==> flow/design.v <==
(* keep_hierarchy = "yes", use_dsp = "yes" *)
module cordic_final #(
    parameter WIDTH = 32,          
    parameter FRAC = 14,           
    parameter ITER = 16,           
    parameter LOG_ITER = 4,         
    parameter POST_STAGES = 5       
)
(
    input wire                    clk,
    input wire                    rst_n,        
    input wire                    start,        
    input wire signed [WIDTH-1:0] x_in,         
    input wire                    func_select,  
    output reg                    busy,         
    output reg                    done,         
    output reg signed [WIDTH:0] result       
);
    localparam signed [WIDTH-1:0] ONE_Q = (1 << FRAC);         
    localparam signed [WIDTH-1:0] ONE_Q_1 = ONE_Q >> 1;         
    localparam signed [WIDTH-1:0] K_INV_SCALED = 16'sd19784;    
    wire [5:0] shift_lut [0:ITER-1];
    wire signed [WIDTH-1:0] atanh_lut [0:ITER-1];
    reg signed [WIDTH-1:0] x_pipe [0:ITER];
    reg signed [WIDTH-1:0] y_pipe [0:ITER];
    reg signed [WIDTH-1:0] z_pipe [0:ITER];
    reg valid_pipe [0:ITER];
    reg signed [WIDTH-1:0] x_input_pipe [0:POST_STAGES-1];
    reg signed [WIDTH-1:0] y_result_pipe [0:POST_STAGES-1];
    reg func_select_pipe [0:POST_STAGES-1];
    reg valid_post_pipe [0:POST_STAGES-1];
    reg signed [2*WIDTH-1:0] x_squared_pipe [0:POST_STAGES-1];
    reg signed [2*WIDTH-1:0] coeff_term_pipe [0:POST_STAGES-1];
    reg signed [WIDTH-1:0] one_minus_approx_pipe [0:POST_STAGES-1];
    reg signed [2*WIDTH-1:0] final_product_pipe [0:POST_STAGES-1];
    reg signed [WIDTH-1:0] extracted_result_pipe [0:POST_STAGES-1];
    reg [1:0] state, next_state;
    reg [LOG_ITER:0] stage_counter;
    localparam [1:0] IDLE = 2'b00;
    localparam [1:0] PROCESS = 2'b01;
    localparam [1:0] OUTPUT = 2'b10;
    reg signed [WIDTH-1:0] x_input_stored;  
    reg                    func_select_stored;
    integer i;
    assign shift_lut[0]  = 6'd1;   assign shift_lut[1]  = 6'd2;   assign shift_lut[2]  = 6'd3;   assign shift_lut[3]  = 6'd4;
    assign shift_lut[4]  = 6'd4;   assign shift_lut[5]  = 6'd5;   assign shift_lut[6]  = 6'd6;   assign shift_lut[7]  = 6'd7;
    assign shift_lut[8]  = 6'd8;   assign shift_lut[9]  = 6'd9;   assign shift_lut[10] = 6'd10;  assign shift_lut[11] = 6'd11;
    assign shift_lut[12] = 6'd12;  assign shift_lut[13] = 6'd13;  assign shift_lut[14] = 6'd13;  assign shift_lut[15] = 6'd14;
    assign atanh_lut[0]  = 16'sd9000;   assign atanh_lut[1]  = 16'sd4185;   assign atanh_lut[2]  = 16'sd2059;   assign atanh_lut[3]  = 16'sd1025;
    assign atanh_lut[4]  = 16'sd1025;   assign atanh_lut[5]  = 16'sd512;    assign atanh_lut[6]  = 16'sd256;    assign atanh_lut[7]  = 16'sd128;
    assign atanh_lut[8]  = 16'sd64;     assign atanh_lut[9]  = 16'sd32;     assign atanh_lut[10] = 16'sd16;     assign atanh_lut[11] = 16'sd8;
    assign atanh_lut[12] = 16'sd4;      assign atanh_lut[13] = 16'sd2;      assign atanh_lut[14] = 16'sd2;      assign atanh_lut[15] = 16'sd1;
    genvar stage;
    generate 
        for (stage = 0; stage < ITER; stage = stage + 1) 
        begin : cordic_pipeline
            wire z_positive;
            wire [5:0] current_shift;
            wire signed [WIDTH-1:0] x_shifted;
            wire signed [WIDTH-1:0] y_shifted;
            wire signed [WIDTH-1:0] atanh_val;
            assign z_positive = ~z_pipe[stage][WIDTH-1];
            assign current_shift = shift_lut[stage];
            assign x_shifted = x_pipe[stage] >>> current_shift;
            assign y_shifted = y_pipe[stage] >>> current_shift;
            assign atanh_val = atanh_lut[stage];
            always @(posedge clk or negedge rst_n) begin
                if (!rst_n) begin
                    x_pipe[stage+1] <= {WIDTH{1'b0}};
                    y_pipe[stage+1] <= {WIDTH{1'b0}};
                    z_pipe[stage+1] <= {WIDTH{1'b0}};
                    valid_pipe[stage+1] <= 1'b0;
                end else begin
                    (* use_dsp = "yes" *) x_pipe[stage+1] <= z_positive ? (x_pipe[stage] + y_shifted) : (x_pipe[stage] - y_shifted);
                    (* use_dsp = "yes" *) y_pipe[stage+1] <= z_positive ? (y_pipe[stage] + x_shifted) : (y_pipe[stage] - x_shifted);
                    (* use_dsp = "yes" *) z_pipe[stage+1] <= z_positive ? (z_pipe[stage] - atanh_val) : (z_pipe[stage] + atanh_val);
                    valid_pipe[stage+1] <= valid_pipe[stage];
                end
            end
        end
    endgenerate
    always @(posedge clk or negedge rst_n) begin
        if (!rst_n) begin
            x_input_pipe[0] <= {WIDTH{1'b0}};
            y_result_pipe[0] <= {WIDTH{1'b0}};
            func_select_pipe[0] <= 1'b0;
            valid_post_pipe[0] <= 1'b0;
            x_squared_pipe[0] <= {(2*WIDTH){1'b0}};
        end else begin
            x_input_pipe[0] <= x_input_stored;
            y_result_pipe[0] <= y_pipe[ITER];
            func_select_pipe[0] <= func_select_stored;
            valid_post_pipe[0] <= valid_pipe[ITER];
            (* use_dsp = "yes" *) x_squared_pipe[0] <= $signed(x_input_stored) * $signed(x_input_stored);
        end
    end
    always @(posedge clk or negedge rst_n) begin
        if (!rst_n) begin
            x_input_pipe[1] <= {WIDTH{1'b0}};
            y_result_pipe[1] <= {WIDTH{1'b0}};
            func_select_pipe[1] <= 1'b0;
            valid_post_pipe[1] <= 1'b0;
            coeff_term_pipe[1] <= {(2*WIDTH){1'b0}};
        end else begin
            x_input_pipe[1] <= x_input_pipe[0];
            y_result_pipe[1] <= y_result_pipe[0];
            func_select_pipe[1] <= func_select_pipe[0];
            valid_post_pipe[1] <= valid_post_pipe[0];
            (* use_dsp = "yes" *) coeff_term_pipe[1] <= (x_squared_pipe[0] * 23900) >>> 30;
        end
    end
    always @(posedge clk or negedge rst_n) begin
        if (!rst_n) begin
            x_input_pipe[2] <= {WIDTH{1'b0}};
            y_result_pipe[2] <= {WIDTH{1'b0}};
            func_select_pipe[2] <= 1'b0;
            valid_post_pipe[2] <= 1'b0;
            one_minus_approx_pipe[2] <= {WIDTH{1'b0}};
        end else begin
            x_input_pipe[2] <= x_input_pipe[1];
            y_result_pipe[2] <= y_result_pipe[1];
            func_select_pipe[2] <= func_select_pipe[1];
            valid_post_pipe[2] <= valid_post_pipe[1];
            (* use_dsp = "yes" *) one_minus_approx_pipe[2] <= ONE_Q - coeff_term_pipe[1][WIDTH-1:0];
        end
    end
    always @(posedge clk or negedge rst_n) begin
        if (!rst_n) begin
            x_input_pipe[3] <= {WIDTH{1'b0}};
            y_result_pipe[3] <= {WIDTH{1'b0}};
            func_select_pipe[3] <= 1'b0;
            valid_post_pipe[3] <= 1'b0;
            final_product_pipe[3] <= {(2*WIDTH){1'b0}};
        end else begin
            x_input_pipe[3] <= x_input_pipe[2];
            y_result_pipe[3] <= y_result_pipe[2];
            func_select_pipe[3] <= func_select_pipe[2];
            valid_post_pipe[3] <= valid_post_pipe[2];
            (* use_dsp = "yes" *) final_product_pipe[3] <= $signed(y_result_pipe[2]) * $signed(one_minus_approx_pipe[2]);
        end
    end
    always @(posedge clk or negedge rst_n) begin
        if (!rst_n) begin
            x_input_pipe[4] <= {WIDTH{1'b0}};
            y_result_pipe[4] <= {WIDTH{1'b0}};
            func_select_pipe[4] <= 1'b0;
            valid_post_pipe[4] <= 1'b0;
            extracted_result_pipe[4] <= {WIDTH{1'b0}};
        end else begin
            x_input_pipe[4] <= x_input_pipe[3];
            y_result_pipe[4] <= y_result_pipe[3];
            func_select_pipe[4] <= func_select_pipe[3];
            valid_post_pipe[4] <= valid_post_pipe[3];
            (* use_dsp = "yes" *) extracted_result_pipe[4] <= final_product_pipe[3] >>> FRAC;
        end
    end
    always @(*) begin
        case (state)
            IDLE: next_state = start ? PROCESS : IDLE;
            PROCESS: next_state = (stage_counter >= ITER + POST_STAGES + 3) ? OUTPUT : PROCESS; 
            OUTPUT: next_state = IDLE;
            default: next_state = IDLE;
        endcase
    end  
    always @(posedge clk or negedge rst_n) begin
        if (!rst_n) begin
            state <= IDLE;
            busy <= 1'b0;
            done <= 1'b0;
            result <= {WIDTH{1'b0}};
            stage_counter <= {(LOG_ITER+1){1'b0}};
            x_pipe[0] <= {WIDTH{1'b0}};
            y_pipe[0] <= {WIDTH{1'b0}};
            z_pipe[0] <= {WIDTH{1'b0}};
            valid_pipe[0] <= 1'b0;
            x_input_stored <= {WIDTH{1'b0}};
            func_select_stored <= 1'b0;
        end else begin
            state <= next_state;
            done <= 1'b0;  
            case (state)
                IDLE: begin
                    busy <= 1'b0;
                    stage_counter <= {(LOG_ITER+1){1'b0}};
                    if (start) begin
                        x_pipe[0] <= K_INV_SCALED;  
                        y_pipe[0] <= {WIDTH{1'b0}}; 
                        func_select_stored <= func_select;
                        if (func_select) begin  
                            z_pipe[0] <= x_in; 
                            x_input_stored <= x_in;
                        end else begin  
                            z_pipe[0] <= $signed(x_in) >>> 1; 
                            x_input_stored <= $signed(x_in) >>> 1;
                        end
                        valid_pipe[0] <= 1'b1;
                        busy <= 1'b1;
                        stage_counter <= {(LOG_ITER+1){1'b0}};
                    end
                end
                PROCESS: begin
                    stage_counter <= stage_counter + 1'b1;
                end
                OUTPUT: begin
                    busy <= 1'b0;
                    if (valid_post_pipe[POST_STAGES-1]) begin
                        if (func_select_pipe[POST_STAGES-1]) begin
                            result <= extracted_result_pipe[POST_STAGES-1];
                        end else begin
                            result <= (extracted_result_pipe[POST_STAGES-1] + ONE_Q) >>> 1;
                        end
                        done <= 1'b1;
                    end
                end
                default: begin
                    state <= IDLE;
                end
            endcase
        end
    end
endmodule                      
# Tool chain data of cordic_final
# Tool output for the design above, in the order of the flow.
# Line numbers count from 1 in the design file above.
# Library cell names are shortened.
# Not given: n/a
[inputs]
top = "cordic_final"
clk_port = "clk"
lib = "sky130hd"
lib_corner = "tt_025C_1v80"

# Elaborated design
# Yosys after proc, flatten, opt, wreduce and memory -nomap, before mapping. Print and check cells are not counted.
[bits]
register_bits = 1846
input_bits = 36
output_inout_bits = 35
word_cells = 249
[classes]
addsub = 92
multipliers = 3
n_cmp = 1
eq_ne = 2
muxes = 56
n_reduce_logical = 6
[ops]
columns = ["cell", "n"]
rows = [
  ["32-bit by 32-bit multiplier with 64-bit output", 1],
  ["32-bit by 32-bit multiplier with 46-bit output", 1],
  ["32-bit 2-to-1 mux", 45],
  ["64-bit by 14-bit multiplier with 60-bit output with constant B", 1],
  ["32-bit by 19-bit adder with 32-bit output", 4],
  ["32-bit by 19-bit subtractor with 32-bit output", 4],
  ["32-bit by 28-bit adder with 32-bit output", 4],
  ["32-bit by 28-bit subtractor with 32-bit output", 4],
  ["32-bit by 12-bit adder with 32-bit output with constant B", 2],
  ["32-bit by 12-bit subtractor with 32-bit output with constant B", 2],
  ["32-bit by 20-bit adder with 32-bit output", 2],
  ["32-bit by 20-bit subtractor with 32-bit output", 2],
  ["32-bit by 21-bit adder with 32-bit output", 2],
  ["32-bit by 21-bit subtractor with 32-bit output", 2],
  ["32-bit by 22-bit adder with 32-bit output", 2],
  ["32-bit by 22-bit subtractor with 32-bit output", 2],
  ["32-bit by 23-bit adder with 32-bit output", 2],
  ["32-bit by 23-bit subtractor with 32-bit output", 2],
  ["32-bit by 24-bit adder with 32-bit output", 2],
  ["32-bit by 24-bit subtractor with 32-bit output", 2],
  ["32-bit by 25-bit adder with 32-bit output", 2],
  ["32-bit by 25-bit subtractor with 32-bit output", 2],
  ["32-bit by 26-bit adder with 32-bit output", 2],
  ["32-bit by 26-bit subtractor with 32-bit output", 2],
  ["32-bit by 27-bit adder with 32-bit output", 2],
  ["32-bit by 27-bit subtractor with 32-bit output", 2],
  ["32-bit by 29-bit adder with 32-bit output", 2],
  ["32-bit by 29-bit subtractor with 32-bit output", 2],
]
# Other operator kinds: 48; their cells: 56.

# Logic depth
# Longest topological path by Yosys (ltp), each cell counted once; first at word level (registers and memories cut), then after technology mapping (sequential cells cut; the memories' decode and read muxes count).
[logic_depth]
depth_word = 4
ABC_AREA = 0
depth_mapped = 34
depth_no_buf = 33

# Netlist
# The flow's flattened synthesis, as Yosys stat reports it; memories are mapped. The netlist is that of the ABC_AREA named above (0 if unset); the other value can give another one.
# Totals and module areas in this step are rounded.
[synth_totals]
mapped_cells = 19556
mapped_area_mm2 = 0.185
seq_area_mm2 = 0.0434
ffs = 1733
buffers = 432
[types]
columns = ["cell", "n", "type_area_um2"]
rows = [
  ["dfrtp_1", 1732, 4.33E+04],
  ["fa_1", 2145, 4.29E+04],
  ["ha_1", 1900, 23772.8],
  ["xnor2_1", 1451, 1.27E+04],
  ["inv_1", 2951, 1.11E+04],
  ["a21oi_1", 1397, 6.99E+03],
  ["nand2_1", 1436, 5390.17],
  ["nor2_1", 1435, 5.39E+03],
  ["xor2_1", 389, 3.41E+03],
  ["a21o_1", 446, 3.35E+03],
  ["o21ai_0", 593, 2.97E+03],
  ["and2_1", 408, 2.55E+03],
  ["nor3_1", 344, 1.72E+03],
  ["clkbuf_1", 383, 1.44E+03],
  ["mux2i_1", 143, 1.43E+03],
  ["o21bai_1", 190, 1.43E+03],
  ["nor2b_1", 221, 1.38E+03],
  ["o21a_1", 180, 1.35E+03],
]
# Other cell types: 70; their cells: 1812.

# Worst setup path after synthesis
# OpenSTA on the mapped netlist: ideal clock, no wires. The path of least setup slack (recovery checks aside). Input and output delay are each 20% of the period. Register names are those of the netlist, which keeps one name where synthesis merged equal registers.
[synth_timing]
kind = "reg2reg"
start = "register (no name shown)"
end = "register x_squared_pipe[0][59]"
tclk_ps = 12000
setup_time_ps = 136
launch_ps = 0
t_arrival_ps = 8660
required_time_ps = 11864
setup_slack_ps = 3205
delay_ps = 8796
path_stages = 31
n_path_buf = 2
period_less_setup_slack_ps = 8795
# "delay_ps" = arrival - input delay + setup time.
# "path_stages": output pins that drive a net of the path, with the launching flip-flop's if there is one; two outputs of one cell count as two.
# "period_less_setup_slack_ps" is the clock period less the worst setup slack; recovery checks do not enter. This is arithmetic on one report: input and output delays are still those of the set period (20% each).
# Between the ends stands the longest chain of elaborated cells between them, by number of cells; it is not shown to be the way that was timed. Of several equally long chains one is given.
# Each line given opens the expression or statement behind the cell; cells for indexed reads and writes are added by Yosys, which also makes memories of some case tables.
[synth_between]
path_cell_list = "dfrtp_1 clkbuf_1 nand2_1 inv_1 fa_1 inv_1 fa_1 inv_1 fa_1 inv_1 fa_1 inv_1 fa_1 fa_1 inv_1 fa_1 fa_1 inv_1 ha_1 clkbuf_1 nand2_1 nand2_1 a21o_1 a21oi_1 o21ai_0 a21o_1 a21oi_1 a21boi_1 or3_1 a2111oi_0 nor3_1"
elab_chain_len = 1
cells_between = 1
lines_between = 1
cone_classes = "mul (1)"
[synth_rtl]
columns = ["element", "line", "rtl"]
rows = [
  ["32-bit by 32-bit multiplier with 64-bit output", 94, "(* use_dsp = \"yes\" *) x_squared_pipe[0] <= $signed(x_input_stored) * $signed(x_input_stored);"],
  ["end: assignment", 88, "x_squared_pipe[0] <= {(2*WIDTH){1'b0}};"],
  ["end: assignment", 94, ""],
  ["end: declaration", 32, "reg signed [2*WIDTH-1:0] x_squared_pipe [0:POST_STAGES-1];"],
]

# Path in the finished layout
# Path of least setup slack in the final report of flow run 1 (OpenROAD, finished layout, wires in). Where an end is a register, its clock arrival counts in the times.
# The report prints the path's times to 10 ps; the period is as set.
[layout_timing]
kind = "reg2reg"
start = "register (no name shown)"
end = "register x_squared_pipe[0][59]"
tclk_ps = 12000
setup_time_ps = 130
launch_ps = 940
t_arrival_ps = 10890
required_time_ps = 12770
setup_slack_ps = 1890
path_stages = 32
n_path_buf = 2
# Between the ends stands the longest chain of elaborated cells between them, by number of cells; it is not shown to be the way that was timed. Of several equally long chains one is given.
[layout_between]
path_cell_list = "dfrtp_1 buf_4 inv_1 nor2_1 inv_1 fa_1 inv_1 fa_1 fa_1 inv_1 fa_1 inv_1 fa_1 fa_1 fa_1 fa_1 ha_1 a21oi_1 nor2b_1 o21ai_0 nand2b_1 a21o_1 a21oi_1 o21ai_0 o21ai_1 a21oi_1 buf_4 o41ai_1 a21boi_1 or3_1 a2111oi_0 nor3_1"
elab_chain_len = 1
cells_between = 1
lines_between = 1
cone_classes = "mul (1)"
[layout_rtl]
columns = ["element", "line", "rtl"]
rows = [
  ["32-bit by 32-bit multiplier with 64-bit output", 94, "(* use_dsp = \"yes\" *) x_squared_pipe[0] <= $signed(x_input_stored) * $signed(x_input_stored);"],
  ["end: assignment", 88, "x_squared_pipe[0] <= {(2*WIDTH){1'b0}};"],
  ["end: assignment", 94, ""],
  ["end: declaration", 32, "reg signed [2*WIDTH-1:0] x_squared_pipe [0:POST_STAGES-1];"],
]

# Measured results for cordic_final: 4 stored runs of the Yosys and OpenROAD flow on sky130hd. The settings differ; the order carries no meaning. The constraints put input and output delay at 20% of the set period each and load the outputs with 0.01 pF.
# "period_less_ws_ps" means the clock period less the worst setup slack. The figure is calculated, with input and output delays left at 20% of the set period.
# Results are given in rounded form.

[[run]]
name = "flow run 1"
[run.settings]
CELL_PAD_IN_SITES_DETAIL_PLACEMENT = 1
MAX_ROUTING_LAYER = "met4"
period_ns = 12.0
CAP_MARGIN = 20
CORE_MARGIN = 2
CORE_UTILIZATION = 40
SLEW_MARGIN = 20
[run.results]
synth_area_mm2 = 0.185
die_area_mm2 = 0.468
finish.stdcell_area_mm2 = 0.201
fin_util_frac = 0.436
setup_ws_ps = 1890
tns_ps = 0
worst_hold_slack_ps = 317
period_less_ws_ps = 10113

[[run]]
name = "flow run 2"
[run.settings]
CELL_PAD_IN_SITES_DETAIL_PLACEMENT = 2
CELL_PAD_IN_SITES_GLOBAL_PLACEMENT = 0
CORE_UTILIZATION = 26
CTS_CLUSTER_DIAMETER = 171
GPL_ROUTABILITY_DRIVEN = 0
HOLD_SLACK_MARGIN = 0.23
MAX_ROUTING_LAYER = "met5"
PLACE_DENSITY_LB_ADDON = 0.19
SETUP_SLACK_MARGIN = 0.23
SLEW_MARGIN = 25
TNS_END_PERCENT = 10
period_ns = 12.0
CAP_MARGIN = 20
CORE_MARGIN = 2
[run.results]
synth_area_mm2 = 0.185
die_area_mm2 = 0.719
finish.stdcell_area_mm2 = 0.205
fin_util_frac = 0.288
setup_ws_ps = 1880
tns_ps = 0
worst_hold_slack_ps = 328
period_less_ws_ps = 10117

[[run]]
name = "flow run 3"
[run.settings]
ABC_AREA = 1
CAP_MARGIN = 35
CELL_PAD_IN_SITES_DETAIL_PLACEMENT = 0
CORE_ASPECT_RATIO = 1.02
CORE_UTILIZATION = 40
GPL_ROUTABILITY_DRIVEN = 0
HOLD_SLACK_MARGIN = 0.02
SETUP_SLACK_MARGIN = 1.81
SLEW_MARGIN = 5
TNS_END_PERCENT = 5
period_ns = 9.92
CORE_MARGIN = 2
[run.results]
synth_area_mm2 = 0.206
die_area_mm2 = 0.52
finish.stdcell_area_mm2 = 0.222
fin_util_frac = 0.434
setup_ws_ps = 1950
tns_ps = 0
worst_hold_slack_ps = 258
period_less_ws_ps = 7966

[[run]]
name = "flow run 4"
[run.settings]
CELL_PAD_IN_SITES_DETAIL_PLACEMENT = 0
CORE_ASPECT_RATIO = 1.61
CORE_UTILIZATION = 67
CTS_CLUSTER_DIAMETER = 259
CTS_CLUSTER_SIZE = 11
MIN_ROUTING_LAYER = "met1"
SETUP_SLACK_MARGIN = 0.3
period_ns = 17.6
CAP_MARGIN = 20
CORE_MARGIN = 2
SLEW_MARGIN = 20
[run.results]
synth_area_mm2 = 0.185
die_area_mm2 = 0.281
finish.stdcell_area_mm2 = 0.195
fin_util_frac = 0.707
setup_ws_ps = 6270
tns_ps = 0
worst_hold_slack_ps = 314
period_less_ws_ps = 11327
